==> flow/design.v <==
module RandomNumberGenerator(clk, rst, load, key_x, seed_r, seed_g, seed_b, Rout, Gout, Bout, Key_ready);
    input wire clk;
    input wire rst;
    input wire load;                  
    input wire [15:0] key_x;          
    input wire [15:0] seed_r;         
    input wire [15:0] seed_g;
    input wire [15:0] seed_b;
    output reg [7:0] Rout;
    output reg [7:0] Gout;
    output reg [7:0] Bout;
    output reg Key_ready;
    wire Rout_bit;
    wire Gout_bit;
    wire Bout_bit;
    reg[15:0] Rlfsr;
    reg[15:0] Glfsr;
    reg[15:0] Blfsr;
    reg [2:0] bit_count;
    wire Rfeedback_lfsr;
    wire Gfeedback_lfsr;
    wire Bfeedback_lfsr;
    wire Rout_lfsr;
    wire Gout_lfsr;
    wire Bout_lfsr;
    reg signed [15:0] x; 
    reg signed [31:0] x_square; 
    reg signed [31:0] x_mult;  
    reg signed [15:0] x_next;
    wire out_chaotic;
    assign Rfeedback_lfsr = Rlfsr[15] ^ Rlfsr[13] ^ Rlfsr[12] ^ Rlfsr[10]; 
    assign Gfeedback_lfsr = Glfsr[15] ^ Glfsr[13] ^ Glfsr[12] ^ Glfsr[10]; 
    assign Bfeedback_lfsr = Blfsr[15] ^ Blfsr[13] ^ Blfsr[12] ^ Blfsr[10]; 
    assign Rout_lfsr = Rlfsr[15];
    assign Gout_lfsr = Glfsr[15];
    assign Bout_lfsr = Blfsr[15];
    assign out_chaotic = x_next[15];
    assign Rout_bit = Rout_lfsr ^ out_chaotic;
    assign Gout_bit = Gout_lfsr ^ out_chaotic;
    assign Bout_bit = Bout_lfsr ^ out_chaotic;
    always @(posedge clk or posedge rst) begin
        if (rst) begin
            Rlfsr <= 16'b0000000000000001;
            Glfsr <= 16'b0000000000000010;
            Blfsr <= 16'b0000000000000011;
            x <= 16'sh7EF0;                          
            Rout <= 8'b0;
            Gout <= 8'b0;
            Bout <= 8'b0;
            Key_ready <= 0;
            bit_count <=0;
            x_square <= 0;
            x_next <= 0;
            x_mult <= 0;
        end
        else if (load) begin
            Rlfsr <= seed_r;
            Glfsr <= seed_g;
            Blfsr <= seed_b;
            x <= key_x;
            Rout <= 8'b0;
            Gout <= 8'b0;
            Bout <= 8'b0;
            Key_ready <= 0;
            bit_count <=0;
            x_square <= 0;
            x_next <= 0;
            x_mult <= 0;
        end
        else begin
            Rlfsr <= {Rlfsr[14:0], Rfeedback_lfsr};
            Glfsr <= {Glfsr[14:0], Gfeedback_lfsr};
            Blfsr <= {Blfsr[14:0], Bfeedback_lfsr};
            Rout <= {Rout[6:0], Rout_bit};
            Gout <= {Gout[6:0], Gout_bit};
            Bout <= {Bout[6:0], Bout_bit};
            if (bit_count == 3'd7) begin
                Key_ready <= 1;   
                bit_count <= 0;
            end 
            else begin
                Key_ready <= 0;
                bit_count <= bit_count + 1;
            end
            x_square <= x * x;                        
            x_mult <= x_square <<< 1;                 
            x_next <= 16'sh7FFF - x_mult[30:15];      
            x <= x_next;
        end
    end
endmodule
; ---- Step by step through the tools: RandomNumberGenerator
; The steps from the RTL of RandomNumberGenerator to its reports follow in flow order.
; Line numbers count from 1 in the design file above.
; Operators: Yosys type, input widths -> output width; for muxes data width and select width s.
; Cell names lack the library's common part.
; Not given: -
[setup]
design = RandomNumberGenerator
clk_port = clk
lib = sky130hd
lib_corner = tt_025C_1v80

; ---- Word-level counts
; Source: Yosys, flattened and elaborated, memories not mapped. Widths are those after wreduce; folded enables and synchronous resets count as part of the registers. Registers that Yosys merges into a memory's read port (data or address) are not register bits. Print and check cells do not count. Equal cells are merged and count once.
[word_totals]
regBits = 169
wordCells = 42
in_bits = 67
[classes]
logic = 12
muxes = 14
add_sub_neg = 2
mul = 1
eq_ne = 1
[ops]
columns = cell, n
row1 = $mul 16x16->30, 1
row2 = $mux 16, 5
row3 = $mux 31, 1
row4 = $mux 30, 1
row5 = $mux 8, 3
row6 = $sub 15x16->16 const A, 1
row7 = $xor 1x1->1, 12
row8 = $mux 3, 2
row9 = $add 3x1->3 const B, 1
row10 = $eq 3x3->1 const B, 1
row11 = $mux 1, 2

; ---- Longest topological paths
; Depth = most cells in a row (Yosys ltp): at word level without a register or memory, in the mapped netlist without a sequential cell, where the memories' decode and read muxes count.
[depth]
ltp_word = 4
ABC_AREA = 1
depth_mapped = 27

; ---- Synthesis result
; The flow's flattened synthesis, as Yosys stat reports it; memories are mapped. The netlist is that of the ABC_AREA named above (0 if unset); the other value can give another one.
; Totals and module areas in this step are rounded.
[synth_totals]
seq_area_um2 = 3521
n_buf = 51
area_um2 = 14040
cell_count = 1680
ffs = 140
[types]
columns = cell_type, n, type_area_um2
row1 = fa_1, 223, 4.46E+03
row2 = dfrtp_1, 126, 3.15E+03
row3 = inv_1, 453, 1.7E+03
row4 = nand2_1, 452, 1.7E+03
row5 = ha_1, 85, 1063.52
row6 = nor2_1, 127, 476.707
row7 = dfstp_2, 14, 367.853
row8 = a21oi_1, 34, 170.163
row9 = clkbuf_1, 38, 142.637
row10 = nand3_1, 25, 125.12
row11 = xnor2_1, 13, 113.859
row12 = o21ai_0, 17, 85.082
row13 = xor2_1, 9, 78.826
row14 = o21bai_1, 9, 67.565
row15 = nor3_1, 11, 55.053
row16 = nand2_2, 6, 37.536
row17 = a21o_1, 4, 30.029
row18 = buf_1, 8, 30.029
; Other cell types: 17; their cells: 26.

; ---- Worst setup path after synthesis
; Source: OpenSTA report_checks on the synthesized netlist (no wires, ideal clock, input and output delay 20% of the period each), path of least setup slack; recovery checks are left aside. Register names are those of the netlist, which keeps one name where synthesis merged equal registers.
[synth_path]
kind = flip-flop to flip-flop
startpoint = reg x[1]
endpoint = reg x_square[28]
path_slack_ps = 4308
path_delay_ps = 5692
stages = 23
required_ps = 9880
arrival_time_ps = 5572
setup_time_ps = 120
path_buffers = 2
tclk_ps = 10000
synth_period_reached_ps = 5692
; "path_delay_ps" = arrival - input delay + setup time.
; "stages" counts driving pins, that of a launching flip-flop among them; a cell with two outputs on the path counts twice.
; "synth_period_reached_ps" is the clock period less the worst setup slack; recovery checks do not enter. This is arithmetic on one report: input and output delays are still those of the set period (20% each).
; The rows between start and end are the longest chain of elaborated cells between them; the timing report does not say that the signal goes this way. Where chains are equally long, one stands for them.
; Each line given opens the expression or statement behind the cell; cells for indexed reads and writes are added by Yosys, which also makes memories of some case tables.
; A register here has more assigning lines than the two given.
[synth_between]
cell_sequence = dfrtp_1 -> buf_4 -> clkbuf_1 -> nand2_1 -> inv_1 -> fa_1 -> inv_1 -> fa_1 -> inv_1 -> fa_1 -> fa_1 -> inv_1 -> fa_1 -> inv_1 -> fa_1 -> ha_1 -> inv_1 -> o21bai_1 -> or2_0 -> a21oi_1 -> nand3_1 -> o21ai_0 -> nor2_1
elab_chain_cells = 2
cone_cells = 2
cone_lines = 2
[synth_rtl]
columns = element, line_no
row1 = start: declaration, 26  ; reg signed [15:0] x;
row2 = start: assignment, 60  ; x <= key_x;
row3 = start: assignment, 88  ; x <= x_next;
row4 = $mul 16x16->30, 85  ; x_square <= x * x;
row5 = $mux 30, 56  ; else if (load) begin
row6 = end: assignment, 52  ; x_square <= 0;
row7 = end: assignment, 85

; ---- Timing after layout
; Path of least setup slack in the final report of entry A (OpenROAD, finished layout, wires in). Where an end is a register, its clock arrival counts in the times.
; The report prints the path's times to 10 ps; the period is as set.
[layout_path]
kind = flip-flop to flip-flop
startpoint = reg x[1]
endpoint = reg x_square[25]
path_slack_ps = 1810
required_ps = 8790
arrival_time_ps = 6990
tclk_ps = 8460
setup_time_ps = 100
path_buffers = 0
stages = 21
; The rows between start and end are the longest chain of elaborated cells between them; the timing report does not say that the signal goes this way. Where chains are equally long, one stands for them.
; A register here has more assigning lines than the two given.
[layout_between]
cell_sequence = dfrtp_1 -> nand2_1 -> inv_1 -> fa_1 -> inv_1 -> fa_1 -> inv_1 -> fa_1 -> fa_1 -> fa_1 -> fa_1 -> ha_1 -> nand2_1 -> inv_1 -> nand3_1 -> nor3_1 -> nand4_1 -> nand3_1 -> nand2_1 -> inv_1 -> nor2_1
elab_chain_cells = 2
cone_cells = 2
cone_lines = 2
[layout_rtl]
columns = element, line_no
row1 = start: declaration, 26  ; reg signed [15:0] x;
row2 = start: assignment, 60  ; x <= key_x;
row3 = start: assignment, 88  ; x <= x_next;
row4 = $mul 16x16->30, 85  ; x_square <= x * x;
row5 = $mux 30, 56  ; else if (load) begin
row6 = end: assignment, 52  ; x_square <= 0;
row7 = end: assignment, 85

Ticket comment

Below are 3 stored runs of the flow (Yosys, OpenROAD; platform sky130hd) on RandomNumberGenerator, each with its settings and what was measured, unordered. Constraints: input delay and output delay 20% of the set period each, output load 0.01 pF.
"achievedPeriod_ps" is the run's clock period less its worst setup slack. It is reckoned from that one timing run; input and output delays stay at 20% of the period that was set.
"worstPathTime_ps": the worst setup path's part of the clock period (all of it between registers, 20% less for each end at a port) less its slack. A launch clock that arrives late makes it longer, a capture clock that arrives late makes it shorter.
"worstPathTime_ps" is known to 10 ps.
Values from the reports are rounded here.

# entry A
==> flow/run.sh <==
#!/bin/bash
# the make line also repeats the synthesis and layout settings of config.mk as NAME=value (left out here)
make -C /OpenROAD-flow-scripts/flow DESIGN_CONFIG=/design/flow/config.mk WORK_HOME=/design/flow/orfs CLKGATE_MAP_FILE= finish
==> flow/config.mk <==
export PLATFORM = sky130hd
export DESIGN_NAME = RandomNumberGenerator
export DESIGN_NICKNAME = RandomNumberGenerator
export VERILOG_FILES = /design/flow/design.v
export SDC_FILE = /design/flow/constraint.sdc
export NUM_CORES = 4
export LEC_CHECK = 0
export ABC_AREA = 1
export CAP_MARGIN = 20
export CELL_PAD_IN_SITES_DETAIL_PLACEMENT = 2
export CELL_PAD_IN_SITES_GLOBAL_PLACEMENT = 3
export CORE_MARGIN = 2
export CORE_UTILIZATION = 26
export CTS_CLUSTER_SIZE = 11
export MIN_ROUTING_LAYER = met2
export SLEW_MARGIN = 25
==> flow/constraint.sdc <==
create_clock -name core_clock -period 8.46 [get_ports {clk}]
set_input_delay 1.6920 -clock core_clock [delete_from_list [all_inputs] [get_ports {clk}]]
set_output_delay 1.6920 -clock core_clock [all_outputs]
set_load 0.01 [all_outputs]

==> entry A: results <==
ws_setup_ps=1806
synth_area_um2=14040
final_stdcell_area_um2=16340
worstPathTime_ps=6650
worst_path_kind="flip-flop to flip-flop"
utilization_pct=30.5
total_die_area_um2=55860
ws_hold_ps=386
total_negative_slack_ps=0
achievedPeriod_ps=6654

# entry B
==> flow/run.sh <==
#!/bin/bash
# the make line also repeats the synthesis and layout settings of config.mk as NAME=value (left out here)
make -C /OpenROAD-flow-scripts/flow DESIGN_CONFIG=/design/flow/config.mk WORK_HOME=/design/flow/orfs CLKGATE_MAP_FILE= finish
==> flow/config.mk <==
export PLATFORM = sky130hd
export DESIGN_NAME = RandomNumberGenerator
export DESIGN_NICKNAME = RandomNumberGenerator
export VERILOG_FILES = /design/flow/design.v
export SDC_FILE = /design/flow/constraint.sdc
export NUM_CORES = 4
export LEC_CHECK = 0
export CAP_MARGIN = 20
export CORE_MARGIN = 2
export CORE_UTILIZATION = 40
export SETUP_SLACK_MARGIN = 0.75
export SLEW_MARGIN = 20
==> flow/constraint.sdc <==
create_clock -name core_clock -period 6.91 [get_ports {clk}]
set_input_delay 1.3820 -clock core_clock [delete_from_list [all_inputs] [get_ports {clk}]]
set_output_delay 1.3820 -clock core_clock [all_outputs]
set_load 0.01 [all_outputs]

==> entry B: results <==
ws_hold_ps=382
ws_setup_ps=947
worstPathTime_ps=5960
worst_path_kind="flip-flop to flip-flop"
final_stdcell_area_um2=15740
utilization_pct=48.6
achievedPeriod_ps=5963
total_die_area_um2=34150
total_negative_slack_ps=0
synth_area_um2=13080

# entry C
==> flow/run.sh <==
#!/bin/bash
# the make line also repeats the synthesis and layout settings of config.mk as NAME=value (left out here)
make -C /OpenROAD-flow-scripts/flow DESIGN_CONFIG=/design/flow/config.mk WORK_HOME=/design/flow/orfs CLKGATE_MAP_FILE= finish
==> flow/config.mk <==
export PLATFORM = sky130hd
export DESIGN_NAME = RandomNumberGenerator
export DESIGN_NICKNAME = RandomNumberGenerator
export VERILOG_FILES = /design/flow/design.v
export SDC_FILE = /design/flow/constraint.sdc
export NUM_CORES = 4
export LEC_CHECK = 0
export CAP_MARGIN = 20
export CORE_MARGIN = 2
export CORE_UTILIZATION = 40
export SLEW_MARGIN = 20
==> flow/constraint.sdc <==
create_clock -name core_clock -period 10.0 [get_ports {clk}]
set_input_delay 2.0000 -clock core_clock [delete_from_list [all_inputs] [get_ports {clk}]]
set_output_delay 2.0000 -clock core_clock [all_outputs]
set_load 0.01 [all_outputs]

==> entry C: results <==
final_stdcell_area_um2=15000
worstPathTime_ps=6810
worst_path_kind="flip-flop to flip-flop"
total_die_area_um2=34150
synth_area_um2=13080
total_negative_slack_ps=0
ws_hold_ps=386
achievedPeriod_ps=6808
utilization_pct=46.3
ws_setup_ps=3192
